==> flow/design.v <==
module fa(
input a,input b,input ci, output s, output co
);
reg s_out,c_out;
always @(*)
begin
s_out=a^b^ci;
c_out=a&b|a&ci|b&ci;
end
assign s=s_out;
assign co=c_out;
endmodule
module add17bit_2sComp(
   input 		     [16:0]		A,
	input 		     [16:0]		B,
	input 		         		ci,
	output		     [16:0]		calculate_out
);
wire [16:0] s;
wire [16:0] co;
fa fa0(A[0],B[0],ci,s[0],co[0]);
fa fa1(A[1],B[1],co[0],s[1],co[1]);
fa fa2(A[2],B[2],co[1],s[2],co[2]);
fa fa3(A[3],B[3],co[2],s[3],co[3]);
fa fa4(A[4],B[4],co[3],s[4],co[4]);
fa fa5(A[5],B[5],co[4],s[5],co[5]);
fa fa6(A[6],B[6],co[5],s[6],co[6]);
fa fa7(A[7],B[7],co[6],s[7],co[7]);
fa fa8(A[8],B[8],co[7],s[8],co[8]);
fa fa9(A[9],B[9],co[8],s[9],co[9]);
fa fa10(A[10],B[10],co[9],s[10],co[10]);
fa fa11(A[11],B[11],co[10],s[11],co[11]);
fa fa12(A[12],B[12],co[11],s[12],co[12]);
fa fa13(A[13],B[13],co[12],s[13],co[13]);
fa fa14(A[14],B[14],co[13],s[14],co[14]);
fa fa15(A[15],B[15],co[14],s[15],co[15]);
fa fa16(A[16],B[16],co[15],s[16],co[16]);
assign calculate_out[16:0]=s;
endmodule 
module add20bit_2sComp(
   input 		     [19:0]		A,
	input 		     [19:0]		B,
	input 		         		ci,
	output		     [19:0]		calculate_out
);
wire [19:0] s;
wire [19:0] co;
fa fa0(A[0],B[0],ci,s[0],co[0]);
fa fa1(A[1],B[1],co[0],s[1],co[1]);
fa fa2(A[2],B[2],co[1],s[2],co[2]);
fa fa3(A[3],B[3],co[2],s[3],co[3]);
fa fa4(A[4],B[4],co[3],s[4],co[4]);
fa fa5(A[5],B[5],co[4],s[5],co[5]);
fa fa6(A[6],B[6],co[5],s[6],co[6]);
fa fa7(A[7],B[7],co[6],s[7],co[7]);
fa fa8(A[8],B[8],co[7],s[8],co[8]);
fa fa9(A[9],B[9],co[8],s[9],co[9]);
fa fa10(A[10],B[10],co[9],s[10],co[10]);
fa fa11(A[11],B[11],co[10],s[11],co[11]);
fa fa12(A[12],B[12],co[11],s[12],co[12]);
fa fa13(A[13],B[13],co[12],s[13],co[13]);
fa fa14(A[14],B[14],co[13],s[14],co[14]);
fa fa15(A[15],B[15],co[14],s[15],co[15]);
fa fa16(A[16],B[16],co[15],s[16],co[16]);
fa fa17(A[17],B[17],co[16],s[17],co[17]);
fa fa18(A[18],B[18],co[17],s[18],co[18]);
fa fa19(A[19],B[19],co[18],s[19],co[19]);
assign calculate_out[19:0]=s;
endmodule 
module bin2bcd
(
	input wire [9:0] bin,
	output wire [3:0] bcd2,bcd1,bcd0,
	output reg neg
);
reg [9:0] abs_bin, rem, ones;
reg [3:0] tens, honds;
always @ (*) begin
	if (bin[9] == 1'b1) 
		begin
		abs_bin = (~bin) + 10'b00_0000_0001;
		neg = 1'b1;
		end
	else 
		begin
		abs_bin = bin;
		neg = 1'b0;
		end
	if (abs_bin >= 10'd500)
		begin
		honds = 4'h5;
		rem = abs_bin - 10'd500; 
		end 
	else if (abs_bin >= 10'd400 && abs_bin < 10'd500)
	   begin
		honds = 4'h4;
		rem = abs_bin - 10'd400;
		end
	else if (abs_bin >= 10'd300 && abs_bin < 10'd400)
	   begin
		honds = 4'h3;
		rem = abs_bin - 10'd300;
		end
	else if (abs_bin >= 10'd200 && abs_bin < 10'd300)
	   begin
		honds = 4'h2;
		rem = abs_bin - 10'd200;
		end
	else if (abs_bin >= 10'd100 && abs_bin < 10'd200)
	   begin
		honds = 4'h1;
		rem = abs_bin - 10'd100;
		end
	else 
	   begin
		honds = 4'h0;
		rem = abs_bin;
		end
	if (rem >= 10'd090)
		begin
		tens = 4'h9;
		ones = rem - 10'd090;
		end
	else if (rem >= 10'd080 && rem < 10'd090)
		begin
		tens = 4'h8;
		ones = rem - 10'd080;
		end
	else if (rem >= 10'd070 && rem < 10'd080)
		begin
		tens = 4'h7;
		ones = rem - 10'd070;
		end
	else if (rem >= 10'd060 && rem < 10'd070)
		begin
		tens = 4'h6;
		ones = rem - 10'd060;
		end
	else if (rem >= 10'd050 && rem < 10'd060)
		begin
		tens = 4'h5;
		ones = rem - 10'd050;
		end
	else if (rem >= 10'd040 && rem < 10'd050)
		begin
		tens = 4'h4;
		ones = rem - 10'd040;
		end
	else if (rem >= 10'd030 && rem < 10'd040)
		begin
		tens = 4'h3;
		ones = rem - 10'd030;
		end
	else if (rem >= 10'd020 && rem < 10'd030)
		begin
		tens = 4'h2;
		ones = rem - 10'd020;
		end
	else if (rem >= 10'd010 && rem < 10'd020)
		begin
		tens = 4'h1;
		ones = rem - 10'd010;
		end
	else 
		begin
		tens = 4'h0;
		ones = rem;
		end
end
assign bcd0 = ones [3:0];
assign bcd1 = tens;
assign bcd2 = honds;
endmodule 
module edge_detection ( 
input clock, 
input input_signal, 
output reg rising_transition
);
reg n; 
wire rising_transition_c;
assign rising_transition_c = ~n & input_signal;
always @(posedge clock) begin 
n                 <= input_signal; 
rising_transition <= rising_transition_c; 
end
endmodule
module cal(
input clk,
input [1:0] KEY,
input [6:2] SW,
input [15:0] smooth_out,
output [1:0] LEDR,
output reg nothing,
output reg [9:0] BCD_in
);
reg enable1;
reg enable2;
reg state_c, state;
reg [15:0] operand1, operand2;
wire [16:0] num1, num2, num3, num4;
wire [16:0] calculate_out1, calculate_out2;
wire load, reset;
wire reset_edge, load_edge;
assign reset = ~KEY[0];
assign load = ~KEY[1];
edge_detection my_edge1(.clock(clk),.input_signal(reset),.rising_transition(reset_edge));
edge_detection my_edge2(.clock(clk),.input_signal(load),.rising_transition(load_edge));
reg [1:0] LED;
assign LEDR[1:0] = LED[1:0];
always @ (*) begin
state_c = state;
LED = 2'b01;
enable1 = 1'b0;
enable2 = 1'b0;
case (state)
1'b0:begin LED = 2'b01; if (load_edge == 1'b1) begin state_c = 1'b1; enable1 = 1'b1; end end
1'b1:begin LED = 2'b10; if (load_edge == 1'b1) begin state_c = 1'b0; enable2 = 1'b1; end end
endcase
if (reset_edge == 1'b1) begin
state_c = 1'b0;
LED = 2'b01;
end
end
always @ (posedge clk) begin
	state <= state_c;
	if (enable1 == 1'b1) begin
		operand1 <= smooth_out;
	end
	if (enable2 == 1'b1) begin
		operand2 <= smooth_out;
   end
end
parameter smooth = 5'b00_001;
parameter operand_1 = 5'b00_010;
parameter operand_2 = 5'b00_100;
parameter add = 5'b01_000;
parameter sub = 5'b10_000;
assign num1 = {operand1[15],operand1};
assign num2 = {operand2[15],operand2};
assign num3 = {operand1[15],operand1};
assign num4 = ~({operand2[15],operand2});
always @ (*) begin
	case (SW[6:2])
	smooth: begin
		BCD_in = smooth_out[9:0];
		nothing = 1'b0;
	end
	operand_1: begin
		BCD_in = operand1[9:0];
		nothing = 1'b0;
	end
	operand_2: begin
		BCD_in = operand2[9:0];
		nothing = 1'b0;
	end
	add: begin
		BCD_in = calculate_out1[9:0];
		nothing = 1'b0;
	end
	sub: begin
		BCD_in = calculate_out2[9:0];
		nothing = 1'b0;
	end
	default: begin
		BCD_in = 10'd0;
		nothing = 1'b1;
	end
	endcase
end
add17bit_2sComp my_add(.A(num1), .B(num2), .ci(1'b0), .calculate_out(calculate_out1));
add17bit_2sComp my_sub(.A(num3), .B(num4), .ci(1'b1), .calculate_out(calculate_out2));
endmodule 
module seg7(
	output		     [7:0]		HEX0,
	output		     [7:0]		HEX1,
	output		     [7:0]		HEX2,
	output		     [7:0]		HEX3,
	output		     [7:0]		HEX4,
	output		     [7:0]		HEX5,
	input                      clk,
	input                      rst,
	input                      nothing,
   input 		     [11:0]		display,
	input                      neg
);
  reg [31:0] out; 
  reg [12:0] count, count_c;  
always @(count or rst) begin
		count_c = count + 13'd1;
		if (count == 13'd4400) begin
		count_c = 13'd0;
		end
		if (rst == 1'b1) begin
		count_c = 13'd0;
		end
end
always @ (posedge clk) begin
	count <= count_c;
end
always @(*) begin
	 case (display [3:0])  
	 4'b0000: begin 
	 out [7:0] = 8'b11000000; 
	 end 
	 4'b0001: begin 
	 out [7:0] = 8'b11111001; 
	 end 
	 4'b0010: begin 
	 out [7:0] = 8'b10100100; 
	 end 
	 4'b0011: begin 
	 out [7:0] = 8'b10110000; 
	 end 
	 4'b0100: begin 
	 out [7:0] = 8'b10011001; 
	 end 
	 4'b0101: begin 
	 out [7:0]= 8'b10010010; 
	 end 
	 4'b0110: begin 
	 out [7:0]= 8'b10000010; 
	 end 
	 4'b0111: begin 
	 out [7:0]= 8'b11111000; 
	 end
	 4'b1000: begin 
	 out [7:0]= 8'b10000000; 
	 end 
	 4'b1001: begin 
	 out [7:0]= 8'b10010000; 
	 end 
	 4'b1010: begin 
	 out [7:0]= 8'b10001000; 
	 end 
	 4'b1011: begin 
	 out [7:0]= 8'b10000011; 
	 end
	 4'b1100: begin 
	 out [7:0]= 8'b11000110; 
	 end 
	 4'b1101: begin 
	 out [7:0]= 8'b10100001; 
	 end 
	 4'b1110: begin 
	 out [7:0]= 8'b10000110; 
	 end 
	 4'b1111: begin 
	 out [7:0]= 8'b10001110; 
	 end
	 default: begin 
	 out [7:0]= 8'b11111111; 
	 end 
	 endcase 
	 case (display [7:4])  
	 4'b0000: begin 
	 out [15:8]= 8'b11000000; 
	 end 
	 4'b0001: begin 
	 out [15:8]= 8'b11111001; 
	 end 
	 4'b0010: begin 
	 out [15:8]= 8'b10100100; 
	 end 
	 4'b0011: begin 
	 out [15:8]= 8'b10110000; 
	 end 
	 4'b0100: begin 
	 out [15:8]= 8'b10011001; 
	 end 
	 4'b0101: begin 
	 out [15:8]= 8'b10010010; 
	 end 
	 4'b0110: begin 
	 out [15:8]= 8'b10000010; 
	 end 
	 4'b0111: begin 
	 out [15:8]= 8'b11111000; 
	 end
	 4'b1000: begin 
	 out [15:8]= 8'b10000000; 
	 end 
	 4'b1001: begin 
	 out [15:8]= 8'b10010000; 
	 end 
	 4'b1010: begin 
	 out [15:8]= 8'b10001000; 
	 end 
	 4'b1011: begin 
	 out [15:8]= 8'b10000011; 
	 end
	 4'b1100: begin 
	 out [15:8]= 8'b11000110; 
	 end 
	 4'b1101: begin 
	 out [15:8]= 8'b10100001; 
	 end 
	 4'b1110: begin 
	 out [15:8]= 8'b10000110; 
	 end 
	 4'b1111: begin 
	 out [15:8]= 8'b10001110; 
	 end
	 default: begin 
	 out [15:8]= 8'b11111111; 
	 end 
	 endcase 
	 case (display [11:8])  
	 4'b0000: begin 
	 out [23:16]= 8'b11000000; 
	 end 
	 4'b0001: begin 
	 out [23:16]= 8'b11111001; 
	 end 
	 4'b0010: begin 
	 out [23:16]= 8'b10100100; 
	 end 
	 4'b0011: begin 
	 out [23:16]= 8'b10110000; 
	 end 
	 4'b0100: begin 
	 out [23:16]= 8'b10011001; 
	 end 
	 4'b0101: begin 
	 out [23:16]= 8'b10010010; 
	 end 
	 4'b0110: begin 
	 out [23:16]= 8'b10000010; 
	 end 
	 4'b0111: begin 
	 out [23:16]= 8'b11111000; 
	 end
	 4'b1000: begin 
	 out [23:16]= 8'b10000000; 
	 end 
	 4'b1001: begin 
	 out [23:16]= 8'b10010000; 
	 end 
	 4'b1010: begin 
	 out [23:16]= 8'b10001000; 
	 end 
	 4'b1011: begin 
	 out [23:16]= 8'b10000011; 
	 end
	 4'b1100: begin 
	 out [23:16]= 8'b11000110; 
	 end 
	 4'b1101: begin 
	 out [23:16]= 8'b10100001; 
	 end 
	 4'b1110: begin 
	 out [23:16]= 8'b10000110; 
	 end 
	 4'b1111: begin 
	 out [23:16]= 8'b10001110; 
	 end
	 default: begin 
	 out [23:16]= 8'b11111111; 
	 end 
	 endcase 
	 case (neg)
	 1'b1: begin
	 out [31:24]= 8'b10111111;
	 end
	 default: begin 
	 out [31:24]= 8'b11111111; 
	 end 
	 endcase
    if (nothing == 1'b1) begin 
	 if (count <= 13'd2200) begin
	 out [7:0] = 8'b1011_1111;
	 out[15:8] = 8'b1011_1111;
	 out[23:16] = 8'b1011_1111; 
	 out[31:24] = 8'b1011_1111;
	 end 
	 else begin
	 out [7:0] = 8'b1111_1111;
	 out[15:8] = 8'b1111_1111;
	 out[23:16] = 8'b1111_1111; 
	 out[31:24] = 8'b1111_1111;
	 end
	 end
 end 
assign HEX0[7:0]=out[7:0];
assign HEX1[7:0]=out[15:8];
assign HEX2[7:0]=out[23:16];
assign HEX3[7:0]=out[31:24];
assign HEX4[7:0]= 8'b11111111;
assign HEX5[7:0]= 8'b11111111;
endmodule
module smooth_filter(
input clk,
input reset,
input [15:0] in,
input [1:0] SW,
output [15:0] out
);
reg [6:0] count, count_c;
wire en;
always @(reset or count) begin
	if (reset == 1'b1) begin
		count_c = 7'd0;
	end
	else begin
		count_c = count + 7'd1;
	end
end
assign en = (count == 7'd99);
reg [15:0] r1, r2, r3, r4, r5, r6, r7, r8, r9, r10, r11, r12, r13, r14, r15, r16;
always @ (posedge clk) begin
	count <= count_c;
	if (en == 1'b1) begin
		r1 <= in;
		r2 <= r1;
		r3 <= r2;
		r4 <= r3;
		r5 <= r4;
		r6 <= r5;
		r7 <= r6;
		r8 <= r7;
		r9 <= r8;
		r10 <= r9;
		r11 <= r10;
		r12 <= r11;
		r13 <= r12;
		r14 <= r13;
		r15 <= r14;
		r16 <= r15;
	end
end
reg [19:0] sum;
wire [19:0] num1, num2, num3, num4, num5, num6, num7, num8;
wire [19:0] num9, num10, num11, num12, num13, num14, num15, num16;
wire ci=1'b0;
wire [19:0] calculate_out1, calculate_out2, calculate_out3, calculate_out4,
            calculate_out5, calculate_out6, calculate_out7, calculate_out8,
				calculate_out9, calculate_out10, calculate_out11, calculate_out12,
				calculate_out13, calculate_out14, calculate_out15;
assign num1 = {{4{r1[15]}},r1};
assign num2 = {{4{r2[15]}},r2};
assign num3 = {{4{r3[15]}},r3};
assign num4 = {{4{r4[15]}},r4};
assign num5 = {{4{r5[15]}},r5};
assign num6 = {{4{r6[15]}},r6};
assign num7 = {{4{r7[15]}},r7};
assign num8 = {{4{r8[15]}},r8};
assign num9 = {{4{r9[15]}},r9};
assign num10 = {{4{r10[15]}},r10};
assign num11 = {{4{r11[15]}},r11};
assign num12 = {{4{r12[15]}},r12};
assign num13 = {{4{r13[15]}},r13};
assign num14 = {{4{r14[15]}},r14};
assign num15 = {{4{r15[15]}},r15};
assign num16 = {{4{r16[15]}},r16};
always @(*) begin
	sum = num1;
	case (SW[1:0]) 
	2'b00:begin 
		sum = num1;
	end
	2'b01:begin
		sum = calculate_out1;
		sum = sum >> 1; 
	end
	2'b10:begin
		sum = calculate_out3;
		sum = sum >> 2;  
	end
	2'b11:begin
		sum = calculate_out15;
		sum = sum >> 4;  
	end
	endcase 
end
assign out = sum[15:0];
add20bit_2sComp my_adder1 (.A(num1),.B(num2),.ci(ci),.calculate_out(calculate_out1));
add20bit_2sComp my_adder2 (.A(calculate_out1),.B(num3),.ci(ci),.calculate_out(calculate_out2));
add20bit_2sComp my_adder3(.A(calculate_out2),.B(num4),.ci(ci),.calculate_out(calculate_out3));
add20bit_2sComp my_adder4(.A(calculate_out3),.B(num5),.ci(ci),.calculate_out(calculate_out4));
add20bit_2sComp my_adder5 (.A(calculate_out4),.B(num6),.ci(ci),.calculate_out(calculate_out5));
add20bit_2sComp my_adder6(.A(calculate_out5),.B(num7),.ci(ci),.calculate_out(calculate_out6));
add20bit_2sComp my_adder7(.A(calculate_out6),.B(num8),.ci(ci),.calculate_out(calculate_out7));
add20bit_2sComp my_adder8 (.A(calculate_out7),.B(num9),.ci(ci),.calculate_out(calculate_out8));
add20bit_2sComp my_adder9(.A(calculate_out8),.B(num10),.ci(ci),.calculate_out(calculate_out9));
add20bit_2sComp my_adder10(.A(calculate_out9),.B(num11),.ci(ci),.calculate_out(calculate_out10));
add20bit_2sComp my_adder11(.A(calculate_out10),.B(num12),.ci(ci),.calculate_out(calculate_out11));
add20bit_2sComp my_adder12(.A(calculate_out11),.B(num13),.ci(ci),.calculate_out(calculate_out12));
add20bit_2sComp my_adder13(.A(calculate_out12),.B(num14),.ci(ci),.calculate_out(calculate_out13));
add20bit_2sComp my_adder14(.A(calculate_out13),.B(num15),.ci(ci),.calculate_out(calculate_out14));
add20bit_2sComp my_adder15(.A(calculate_out14),.B(num16),.ci(ci),.calculate_out(calculate_out15));
endmodule 
module calc_top (
   input              clk,
   input              rst,
   input      [15:0]  data_x,
   input      [1:0]   KEY,
   input      [6:0]   SW,
   output     [7:0]   HEX0,
   output     [7:0]   HEX1,
   output     [7:0]   HEX2,
   output     [7:0]   HEX3,
   output     [7:0]   HEX4,
   output     [7:0]   HEX5,
   output     [1:0]   LEDR
   );
wire [3:0] bcd2, bcd1, bcd0;
wire neg;
wire [15:0] smooth_out;
wire nothing;
wire [9:0] BCD_in;
smooth_filter my_filter (.clk(clk), .reset(rst), .in(data_x[15:0]), .SW(SW[1:0]), .out(smooth_out));
cal my_cal (.clk(clk), .KEY(KEY), .SW(SW[6:2]), .smooth_out(smooth_out), .LEDR(LEDR[1:0]), .nothing(nothing), .BCD_in(BCD_in));
bin2bcd my_bin2bcd (.bin(BCD_in), .bcd2(bcd2), .bcd1(bcd1), .bcd0(bcd0), .neg(neg));
seg7 my_seg7 (.HEX0(HEX0), .HEX1(HEX1), .HEX2(HEX2), .HEX3(HEX3), .HEX4(HEX4), .HEX5(HEX5), .clk(clk), .rst(rst), .nothing(nothing), .display({bcd2, bcd1, bcd0}), .neg(neg));
endmodule
# --- Tool chain data of calc_top ---
# Module calc_top before and after one edit of its RTL, step after step.
# "before" refers to lines of the RTL above, "after" to lines of the edited file.
# "delta": "after" minus "before" as printed here. "change_rel_pct": 100 x difference / "before".
# Library cell names are shortened.
setup:
  top: "calc_top"
  clk_port: "clk"
  library: "sky130hd"
  pvt_corner: "tt_025C_1v80"

# --- Diff ---
# Unified diff, file above to edited file.
# A script made this edit. It changes what the design does and was not meant as an optimisation.
# begin of diff
@@ -585,5 +585,9 @@
 add20bit_2sComp my_adder11(.A(calculate_out10),.B(num12),.ci(ci),.calculate_out(calculate_out11));
 add20bit_2sComp my_adder12(.A(calculate_out11),.B(num13),.ci(ci),.calculate_out(calculate_out12));
-add20bit_2sComp my_adder13(.A(calculate_out12),.B(num14),.ci(ci),.calculate_out(calculate_out13));
+wire [19:0] calculate_out13_0, calculate_out13_1;
+add20bit_2sComp my_adder13(.A(calculate_out12),.B(num14),.ci(ci),.calculate_out(calculate_out13_0));
+add20bit_2sComp my_adder13_b (.A(calculate_out12), .B(num14), .ci(~ci),
+    .calculate_out(calculate_out13_1));
+assign calculate_out13 = calculate_out13_0 ^ calculate_out13_1;
 add20bit_2sComp my_adder14(.A(calculate_out13),.B(num15),.ci(ci),.calculate_out(calculate_out14));
 add20bit_2sComp my_adder15(.A(calculate_out14),.B(num16),.ci(ci),.calculate_out(calculate_out15));
# end of diff

# --- Elaborated design ---
# Source: Yosys, flattened and elaborated, memories not mapped. Widths are those after wreduce. Registers that Yosys merges into a memory's read port (data or address) are not register bits. Print and check cells do not count.
# Memory sizes are those after Yosys's memory passes, which may raise the word count (mostly to a power of two), join words into wider ones and drop unused or constant bits.
bits:
  columns: ["item", "before", "after", "delta", "change_rel_pct"]
  rows:
  - ["reg_bits", 301, 301, 0, 0.00]
  - ["mem_count", 3, 3, 0, 0.00]
  - ["wordCells", 1584, 2218, 634, 40.03]
  - ["inputBits", 27, 27, 0, 0.00]
  - ["mem_bits_ro", 336, 336, 0, 0.00]
  - ["out_inout_bits", 50, 50, 0, 0.00]
memory_table:
  columns: ["item", "before", "after"]
  rows:
  - ["memory_list", "16 x 7 bit 1R0W; 16 x 7 bit 1R0W; 16 x 7 bit 1R0W", "16 x 7 bit 1R0W; 16 x 7 bit 1R0W; 16 x 7 bit 1R0W"]
classes:
  columns: ["item", "before", "after", "delta", "change_rel_pct"]
  rows:
  - ["n_logic", 1445, 2079, 634, 43.88]
  - ["n_cmp", 27, 27, 0, 0.00]
  - ["n_eq", 10, 10, 0, 0.00]
  - ["mux", 42, 42, 0, 0.00]
  - ["reduce_logical", 15, 15, 0, 0.00]
  - ["add_sub_neg", 17, 17, 0, 0.00]
ops:
  columns: ["op", "before", "after", "delta", "change_rel_pct"]
  rows:
  - ["bitwise AND 1 bit", 607, 874, 267, 43.99]
  - ["OR 1 bit", 394, 588, 194, 49.24]
  - ["bitwise XOR 1 bit", 436, 607, 171, 39.22]
  - ["NOT 1 bit", 6, 7, 1, 16.67]
  - ["bitwise XOR 20 bit", 0, 1, 1, null]
# Operator kinds equal on both sides are left out: 46.

# --- Logic depth ---
# Depth = most cells in a row (Yosys ltp): at word level without a register or memory, in the mapped netlist without a sequential cell, where the memories' decode and read muxes count.
logic_depth:
  columns: ["item", "before", "after", "delta", "change_rel_pct"]
  rows:
  - ["word_depth", 89, 144, 55, 61.80]
  - ["ABC_AREA", "0", "0", null, null]
  - ["ltp_mapped", 65, 70, 5, 7.69]
  - ["mapped_depth_nobuf", 64, 68, 4, 6.25]

# --- Netlist ---
# The flow's flattened synthesis, as Yosys stat reports it; memories are mapped. The netlist is that of the ABC_AREA named above (0 if unset); the other value can give another one.
by_type:
  columns: ["cell_type", "before", "after", "delta", "change_rel_pct"]
  rows:
  - ["inv_1", 125, 145, 20, 16.00]
  - ["nand2_1", 52, 69, 17, 32.69]
  - ["nor3_1", 23, 14, -9, -39.13]
  - ["fa_1", 193, 185, -8, -4.15]
  - ["xnor2_1", 32, 24, -8, -25.00]
  - ["nand3_1", 27, 35, 8, 29.63]
  - ["maj3_1", 3, 11, 8, 266.67]
  - ["buf_2", 13, 7, -6, -46.15]
  - ["o31ai_1", 11, 5, -6, -54.55]
  - ["and2_1", 6, 12, 6, 100.00]
  - ["nor2_1", 54, 59, 5, 9.26]
  - ["a2111o_1", 6, 1, -5, -83.33]
  - ["or3b_2", 5, 0, -5, -100.00]
  - ["ha_1", 58, 62, 4, 6.90]
  - ["or3_1", 13, 9, -4, -30.77]
  - ["nand3b_1", 11, 15, 4, 36.36]
  - ["nor4_1", 11, 7, -4, -36.36]
  - ["xor2_1", 10, 14, 4, 40.00]
# Cell types equal on both sides are left out: 23.
# The list need not be complete.
mapped:
  columns: ["item", "before", "after", "delta", "change_rel_pct"]
  rows:
  - ["seqArea_um2", 7827.5, 7827.5, 0.0, 0.00]
  - ["flip_flops", 269, 269, 0, 0.00]
  - ["buf_cells", 60, 55, -5, -8.33]
  - ["area_um2", 17624.4, 17569.4, -55.0, -0.31]
  - ["stdcells", 1298, 1314, 16, 1.23]
# The figures by module come from a second, unflattened synthesis with its own total; it is not the netlist above.
unflattened:
  columns: ["item", "before", "after", "delta", "change_rel_pct"]
  rows:
  - ["cells_unflattened", 1309, 1350, 41, 3.13]
  - ["area_unflattened_um2", 20827.5, 21406.8, 579.3, 2.78]
# Each row is one instance without its submodules.
modules_before:
  columns: ["module", "n_cells", "n_inst", "mod_seq_area_um2", "area_um2"]
  rows:
  - ["smooth_filter", 306, 1, 7827.5, 8383.0]
  - ["fa", 1, 334, 0.0, 20.0]
  - ["bin2bcd", 295, 1, 0.0, 2169.6]
  - ["cal", 153, 1, 980.9, 1785.5]
  - ["seg7", 215, 1, 260.2, 1695.4]
  - ["edge_detection", 3, 2, 40.0, 53.8]
  - ["add17bit_2sComp", 0, 2, 0.0, 0.0]
  - ["add20bit_2sComp", 0, 15, 0.0, 0.0]
  - ["calc_top", 0, 1, 0.0, 0.0]
modules_after:
  columns: ["module", "n_cells", "n_inst", "mod_seq_area_um2", "area_um2"]
  rows:
  - ["smooth_filter", 327, 1, 7827.5, 8562.0]
  - ["fa", 1, 354, 0.0, 20.0]
  - ["bin2bcd", 295, 1, 0.0, 2169.6]
  - ["cal", 153, 1, 980.9, 1785.5]
  - ["seg7", 215, 1, 260.2, 1695.4]
  - ["edge_detection", 3, 2, 40.0, 53.8]
  - ["add17bit_2sComp", 0, 2, 0.0, 0.0]
  - ["add20bit_2sComp", 0, 16, 0.0, 0.0]
  - ["calc_top", 0, 1, 0.0, 0.0]

# --- Path before layout ---
# OpenSTA on the mapped netlist: ideal clock, no wires. The path of least setup slack (recovery checks aside). Input and output delay are each 20% of the period. Register names are those of the netlist, which keeps one name where synthesis merged equal registers.
synth_path:
  columns: ["item", "before", "after", "delta", "change_rel_pct"]
  rows:
  - ["path_kind", "flip-flop to output port", "flip-flop to output port", null, null]
  - ["start", "register my_filter.r1[0]", "register my_filter.r1[0]", null, null]
  - ["end", "output port HEX0[0]", "output port HEX0[0]", null, null]
  - ["launch_ns", 0.000, 0.000, 0.000, null]
  - ["path_slack_ns", 2.573, 3.357, 0.784, null]
  - ["path_stages", 58, 68, 10, 17.24]
  - ["output_delay_ns", 5.600, 5.600, 0.000, 0.00]
  - ["tclk_ns", 28.0, 28.0, 0.0, 0.00]
  - ["delay_ns", 19.827, 19.043, -0.784, -3.95]
  - ["required_ns", 22.400, 22.400, 0.000, 0.00]
  - ["n_path_buf", 0, 2, 2, null]
  - ["arrival_time_ns", 19.827, 19.043, -0.784, -3.95]
  - ["synth_period_reached_ns", 25.427, 24.643, -0.784, -3.08]
# "delay_ns" is the arrival time less input delay plus setup time.
# A path that ends at an output port has no setup time.
# "path_stages" counts driving pins, that of a launching flip-flop among them; a cell with two outputs on the path counts twice.
# "synth_period_reached_ns" is the clock period less the worst setup slack; recovery checks do not enter. This is arithmetic on one report: input and output delays are still those of the set period (20% each).
# The rows between start and end are the longest chain of elaborated cells between them; the timing report does not say that the signal goes this way. Where chains are equally long, one stands for them.
# A line is the first line of the expression or statement that the cell stems from. Yosys adds cells for indexed reads and writes and turns some case tables into memories.
# A memory read counts as a cell of the chain, while the word-level depth stops at memories.
synth_between_before:
  cell_sequence: "edfxtp_1 -> ha_1 -> inv_1 -> fa_1 -> fa_1 -> fa_1 -> fa_1 -> fa_1 -> fa_1 -> fa_1 -> fa_1 -> fa_1 -> fa_1 -> fa_1 -> inv_1 -> fa_1 -> fa_1 -> fa_1 -> [... 22 more ...] -> o311ai_1 -> a211oi_1 -> o21ai_0 -> nand2_1 -> xnor2_1 -> inv_1 -> ha_1 -> a21oi_1 -> inv_1 -> a31o_2 -> a21oi_1 -> o21ai_0 -> a211oi_2 -> xnor2_1 -> inv_1 -> ha_1 -> or4_1 -> o311a_1"
  elab_chain_cells: 91
  cells_between: 1361
  lines_between: 36
  classes_between: "add/sub: 15; compare: 26; mux: 18; logic: 1289; reduce/logical: 12; memory: 1"
synth_lines_before:
  columns: ["item", "line_no", "rtl"]
  rows:
  - ["from (decl)", 508, "reg [15:0] r1, r2, r3, r4, r5, r6, r7, r8, r9, r10, r11, r12, r13, r14, r15, r16;"]
  - ["from (assign)", 512, "r1 <= in;"]
  - ["bitwise AND 1 bit x2", 8, "c_out=a&b|a&ci|b&ci;"]
  - ["OR 1 bit x2", 8, null]
  - ["bitwise AND 1 bit", 8, null]
  - ["OR 1 bit x2", 8, null]
  - ["bitwise AND 1 bit", 8, null]
  - ["OR 1 bit x2", 8, null]
  - ["bitwise AND 1 bit", 8, null]
  - ["[... 73 more ...]", null, null]
  - ["two-way mux 4 bit", 139, "else if (rem >= 10'd050 && rem < 10'd060)"]
  - ["two-way mux 4 bit", 134, "else if (rem >= 10'd060 && rem < 10'd070)"]
  - ["two-way mux 4 bit", 129, "else if (rem >= 10'd070 && rem < 10'd080)"]
  - ["two-way mux 4 bit", 124, "else if (rem >= 10'd080 && rem < 10'd090)"]
  - ["two-way mux 4 bit", 119, "if (rem >= 10'd090)"]
  - ["memory read (16 x 7 bit)", 301, "case (display [3:0])"]
  - ["two-way mux 32 bit", 468, "if (nothing == 1'b1) begin"]
  - ["to (decl)", 597, "output     [7:0]   HEX0,"]
synth_between_after:
  cell_sequence: "edfxtp_1 -> ha_1 -> inv_1 -> fa_1 -> inv_1 -> fa_1 -> fa_1 -> fa_1 -> fa_1 -> inv_1 -> fa_1 -> inv_1 -> fa_1 -> fa_1 -> fa_1 -> fa_1 -> fa_1 -> fa_1 -> [... 32 more ...] -> o21ai_1 -> a21oi_1 -> xnor2_1 -> inv_1 -> ha_1 -> a21oi_1 -> inv_1 -> and3_1 -> o2111a_1 -> a22oi_1 -> nor2_1 -> and4b_1 -> inv_1 -> xnor2_2 -> inv_1 -> ha_1 -> nor4b_1 -> nor4_2"
  elab_chain_cells: 92
  cells_between: 1426
  lines_between: 37
  classes_between: "add/sub: 15; compare: 26; mux: 18; logic: 1354; reduce/logical: 12; memory: 1"
synth_lines_after:
  columns: ["item", "line_no", "rtl"]
  rows:
  - ["from (decl)", 508, "reg [15:0] r1, r2, r3, r4, r5, r6, r7, r8, r9, r10, r11, r12, r13, r14, r15, r16;"]
  - ["from (assign)", 512, "r1 <= in;"]
  - ["bitwise AND 1 bit x2", 8, "c_out=a&b|a&ci|b&ci;"]
  - ["OR 1 bit x2", 8, null]
  - ["bitwise AND 1 bit", 8, null]
  - ["OR 1 bit x2", 8, null]
  - ["bitwise AND 1 bit", 8, null]
  - ["OR 1 bit x2", 8, null]
  - ["bitwise AND 1 bit", 8, null]
  - ["[... 74 more ...]", null, null]
  - ["two-way mux 4 bit", 139, "else if (rem >= 10'd050 && rem < 10'd060)"]
  - ["two-way mux 4 bit", 134, "else if (rem >= 10'd060 && rem < 10'd070)"]
  - ["two-way mux 4 bit", 129, "else if (rem >= 10'd070 && rem < 10'd080)"]
  - ["two-way mux 4 bit", 124, "else if (rem >= 10'd080 && rem < 10'd090)"]
  - ["two-way mux 4 bit", 119, "if (rem >= 10'd090)"]
  - ["memory read (16 x 7 bit)", 301, "case (display [3:0])"]
  - ["two-way mux 32 bit", 468, "if (nothing == 1'b1) begin"]
  - ["to (decl)", 601, "output     [7:0]   HEX0,"]

# --- Timing after layout ---
# From the final timing report of each run of pair 1: the path of least setup slack in the routed layout; clock arrival at registers is part of the times.
layout_path:
  columns: ["item", "before", "after", "delta", "change_rel_pct"]
  rows:
  - ["path_kind", "flip-flop to output port", "flip-flop to output port", null, null]
  - ["start", "register my_filter.r1[0]", "register my_filter.r1[0]", null, null]
  - ["end", "output port HEX0[1]", "output port HEX0[2]", null, null]
  - ["output_delay_ns", 5.60, 5.60, 0.00, 0.00]
  - ["arrival_time_ns", 21.34, 21.19, -0.15, -0.70]
  - ["path_stages", 62, 65, 3, 4.84]
  - ["path_slack_ns", 1.06, 1.21, 0.15, null]
  - ["launch_ns", 0.57, 0.54, -0.03, -5.26]
  - ["required_ns", 22.40, 22.40, 0.00, 0.00]
  - ["tclk_ns", 28.0, 28.0, 0.0, 0.00]
  - ["n_path_buf", 2, 2, 0, 0.00]
# The rows between start and end are the longest chain of elaborated cells between them; the timing report does not say that the signal goes this way. Where chains are equally long, one stands for them.
# A memory read counts as a cell of the chain, while the word-level depth stops at memories.
layout_between_before:
  cell_sequence: "edfxtp_1 -> ha_1 -> inv_1 -> fa_1 -> fa_1 -> fa_1 -> fa_1 -> fa_1 -> fa_1 -> fa_1 -> fa_1 -> fa_1 -> fa_1 -> fa_1 -> inv_1 -> fa_1 -> fa_2 -> fa_1 -> [... 26 more ...] -> buf_4 -> o21ai_1 -> nand2_2 -> xnor2_4 -> inv_1 -> ha_1 -> a21oi_1 -> inv_1 -> a31o_2 -> a21oi_1 -> o21ai_0 -> a211oi_2 -> xnor2_2 -> ha_1 -> nor3_1 -> a21oi_1 -> o221ai_1 -> clkdlybuf4s50_1"
  elab_chain_cells: 91
  cells_between: 1361
  lines_between: 36
  classes_between: "add/sub: 15; compare: 26; mux: 18; logic: 1289; reduce/logical: 12; memory: 1"
layout_lines_before:
  columns: ["item", "line_no", "rtl"]
  rows:
  - ["from (decl)", 508, "reg [15:0] r1, r2, r3, r4, r5, r6, r7, r8, r9, r10, r11, r12, r13, r14, r15, r16;"]
  - ["from (assign)", 512, "r1 <= in;"]
  - ["bitwise AND 1 bit x2", 8, "c_out=a&b|a&ci|b&ci;"]
  - ["OR 1 bit x2", 8, null]
  - ["bitwise AND 1 bit", 8, null]
  - ["OR 1 bit x2", 8, null]
  - ["bitwise AND 1 bit", 8, null]
  - ["OR 1 bit x2", 8, null]
  - ["bitwise AND 1 bit", 8, null]
  - ["[... 73 more ...]", null, null]
  - ["two-way mux 4 bit", 139, "else if (rem >= 10'd050 && rem < 10'd060)"]
  - ["two-way mux 4 bit", 134, "else if (rem >= 10'd060 && rem < 10'd070)"]
  - ["two-way mux 4 bit", 129, "else if (rem >= 10'd070 && rem < 10'd080)"]
  - ["two-way mux 4 bit", 124, "else if (rem >= 10'd080 && rem < 10'd090)"]
  - ["two-way mux 4 bit", 119, "if (rem >= 10'd090)"]
  - ["memory read (16 x 7 bit)", 301, "case (display [3:0])"]
  - ["two-way mux 32 bit", 468, "if (nothing == 1'b1) begin"]
  - ["to (decl)", 597, "output     [7:0]   HEX0,"]
layout_between_after:
  cell_sequence: "edfxtp_1 -> ha_1 -> inv_1 -> fa_1 -> fa_1 -> fa_1 -> fa_1 -> fa_1 -> inv_1 -> fa_1 -> fa_1 -> fa_1 -> fa_1 -> fa_1 -> fa_1 -> fa_1 -> fa_1 -> fa_1 -> [... 29 more ...] -> o22ai_2 -> nand2_2 -> inv_1 -> ha_1 -> a21oi_1 -> inv_1 -> and3_1 -> o2111a_1 -> a22oi_1 -> nor2_1 -> and4b_1 -> inv_1 -> xnor2_2 -> inv_1 -> ha_1 -> o311ai_2 -> buf_4 -> clkdlybuf4s50_1"
  elab_chain_cells: 92
  cells_between: 1426
  lines_between: 37
  classes_between: "add/sub: 15; compare: 26; mux: 18; logic: 1354; reduce/logical: 12; memory: 1"
layout_lines_after:
  columns: ["item", "line_no", "rtl"]
  rows:
  - ["from (decl)", 508, "reg [15:0] r1, r2, r3, r4, r5, r6, r7, r8, r9, r10, r11, r12, r13, r14, r15, r16;"]
  - ["from (assign)", 512, "r1 <= in;"]
  - ["bitwise AND 1 bit x2", 8, "c_out=a&b|a&ci|b&ci;"]
  - ["OR 1 bit x2", 8, null]
  - ["bitwise AND 1 bit", 8, null]
  - ["OR 1 bit x2", 8, null]
  - ["bitwise AND 1 bit", 8, null]
  - ["OR 1 bit x2", 8, null]
  - ["bitwise AND 1 bit", 8, null]
  - ["[... 74 more ...]", null, null]
  - ["two-way mux 4 bit", 139, "else if (rem >= 10'd050 && rem < 10'd060)"]
  - ["two-way mux 4 bit", 134, "else if (rem >= 10'd060 && rem < 10'd070)"]
  - ["two-way mux 4 bit", 129, "else if (rem >= 10'd070 && rem < 10'd080)"]
  - ["two-way mux 4 bit", 124, "else if (rem >= 10'd080 && rem < 10'd090)"]
  - ["two-way mux 4 bit", 119, "if (rem >= 10'd090)"]
  - ["memory read (16 x 7 bit)", 301, "case (display [3:0])"]
  - ["two-way mux 32 bit", 468, "if (nothing == 1'b1) begin"]
  - ["to (decl)", 601, "output     [7:0]   HEX0,"]

# --- Measured runs ---
# Runs of the flow (Yosys, OpenROAD) on both versions; the two runs of a pair have the same settings. The constraints put input and output delay at 20% of the set period each and load the outputs with 0.01 pF.
flow_settings_pair_1:
  CORE_UTILIZATION: 40
  period_ns: 28.0
  CAP_MARGIN: 20
  CORE_MARGIN: 2
  SLEW_MARGIN: 20
results_pair_1:
  columns: ["item", "before", "after", "delta", "change_rel_pct"]
  rows:
  - ["util_pct", 45.7, 45.3, -0.4, null]
  - ["final_die_area_um2", 45755.3, 45616.4, -138.9, -0.30]
  - ["power_uw", 1052, 1000, -52, -4.94]
  - ["setupTns_ns", 0.000, 0.000, 0.000, null]
  - ["timing.setup.ws_ns", 1.056, 1.208, 0.152, null]
  - ["achieved_period_ns", 26.944, 26.792, -0.152, -0.56]
  - ["fin_hold_ws_ns", 0.389, 0.373, -0.016, null]
  - ["ys_area_um2", 17624.4, 17569.4, -55.0, -0.31]
  - ["final_cell_area_um2", 19794.0, 19545.0, -249.0, -1.26]
flow_settings_pair_2:
  CAP_MARGIN: 25
  CORE_MARGIN: 7
  CORE_UTILIZATION: 35
  GPL_TIMING_DRIVEN: 1
  PLACE_DENSITY_LB_ADDON: 0.04
  SETUP_SLACK_MARGIN: 2.82
  period_ns: 43.2
  SLEW_MARGIN: 20
results_pair_2:
  columns: ["item", "before", "after", "delta", "change_rel_pct"]
  rows:
  - ["util_pct", 39.8, 40.1, 0.3, null]
  - ["final_die_area_um2", 56834.6, 56667.8, -166.8, -0.29]
  - ["power_uw", 717.2, 689, -28.2, -3.93]
  - ["setupTns_ns", 0.000, 0.000, 0.000, null]
  - ["timing.setup.ws_ns", 10.919, 12.259, 1.340, null]
  - ["achieved_period_ns", 32.281, 30.941, -1.340, -4.15]
  - ["fin_hold_ws_ns", 0.374, 0.377, 0.003, null]
  - ["ys_area_um2", 17624.4, 17569.4, -55.0, -0.31]
  - ["final_cell_area_um2", 19890.3, 19748.9, -141.4, -0.71]
# By "achieved_period_ns" is meant the clock period of the run minus its worst setup slack. This is arithmetic on one report: input and output delays are still those of the set period (20% each).
# By "power_uw" is meant OpenSTA's value without simulated activity: inputs other than the clock are taken to toggle once in ten clock periods, and the tool carries that through the logic.
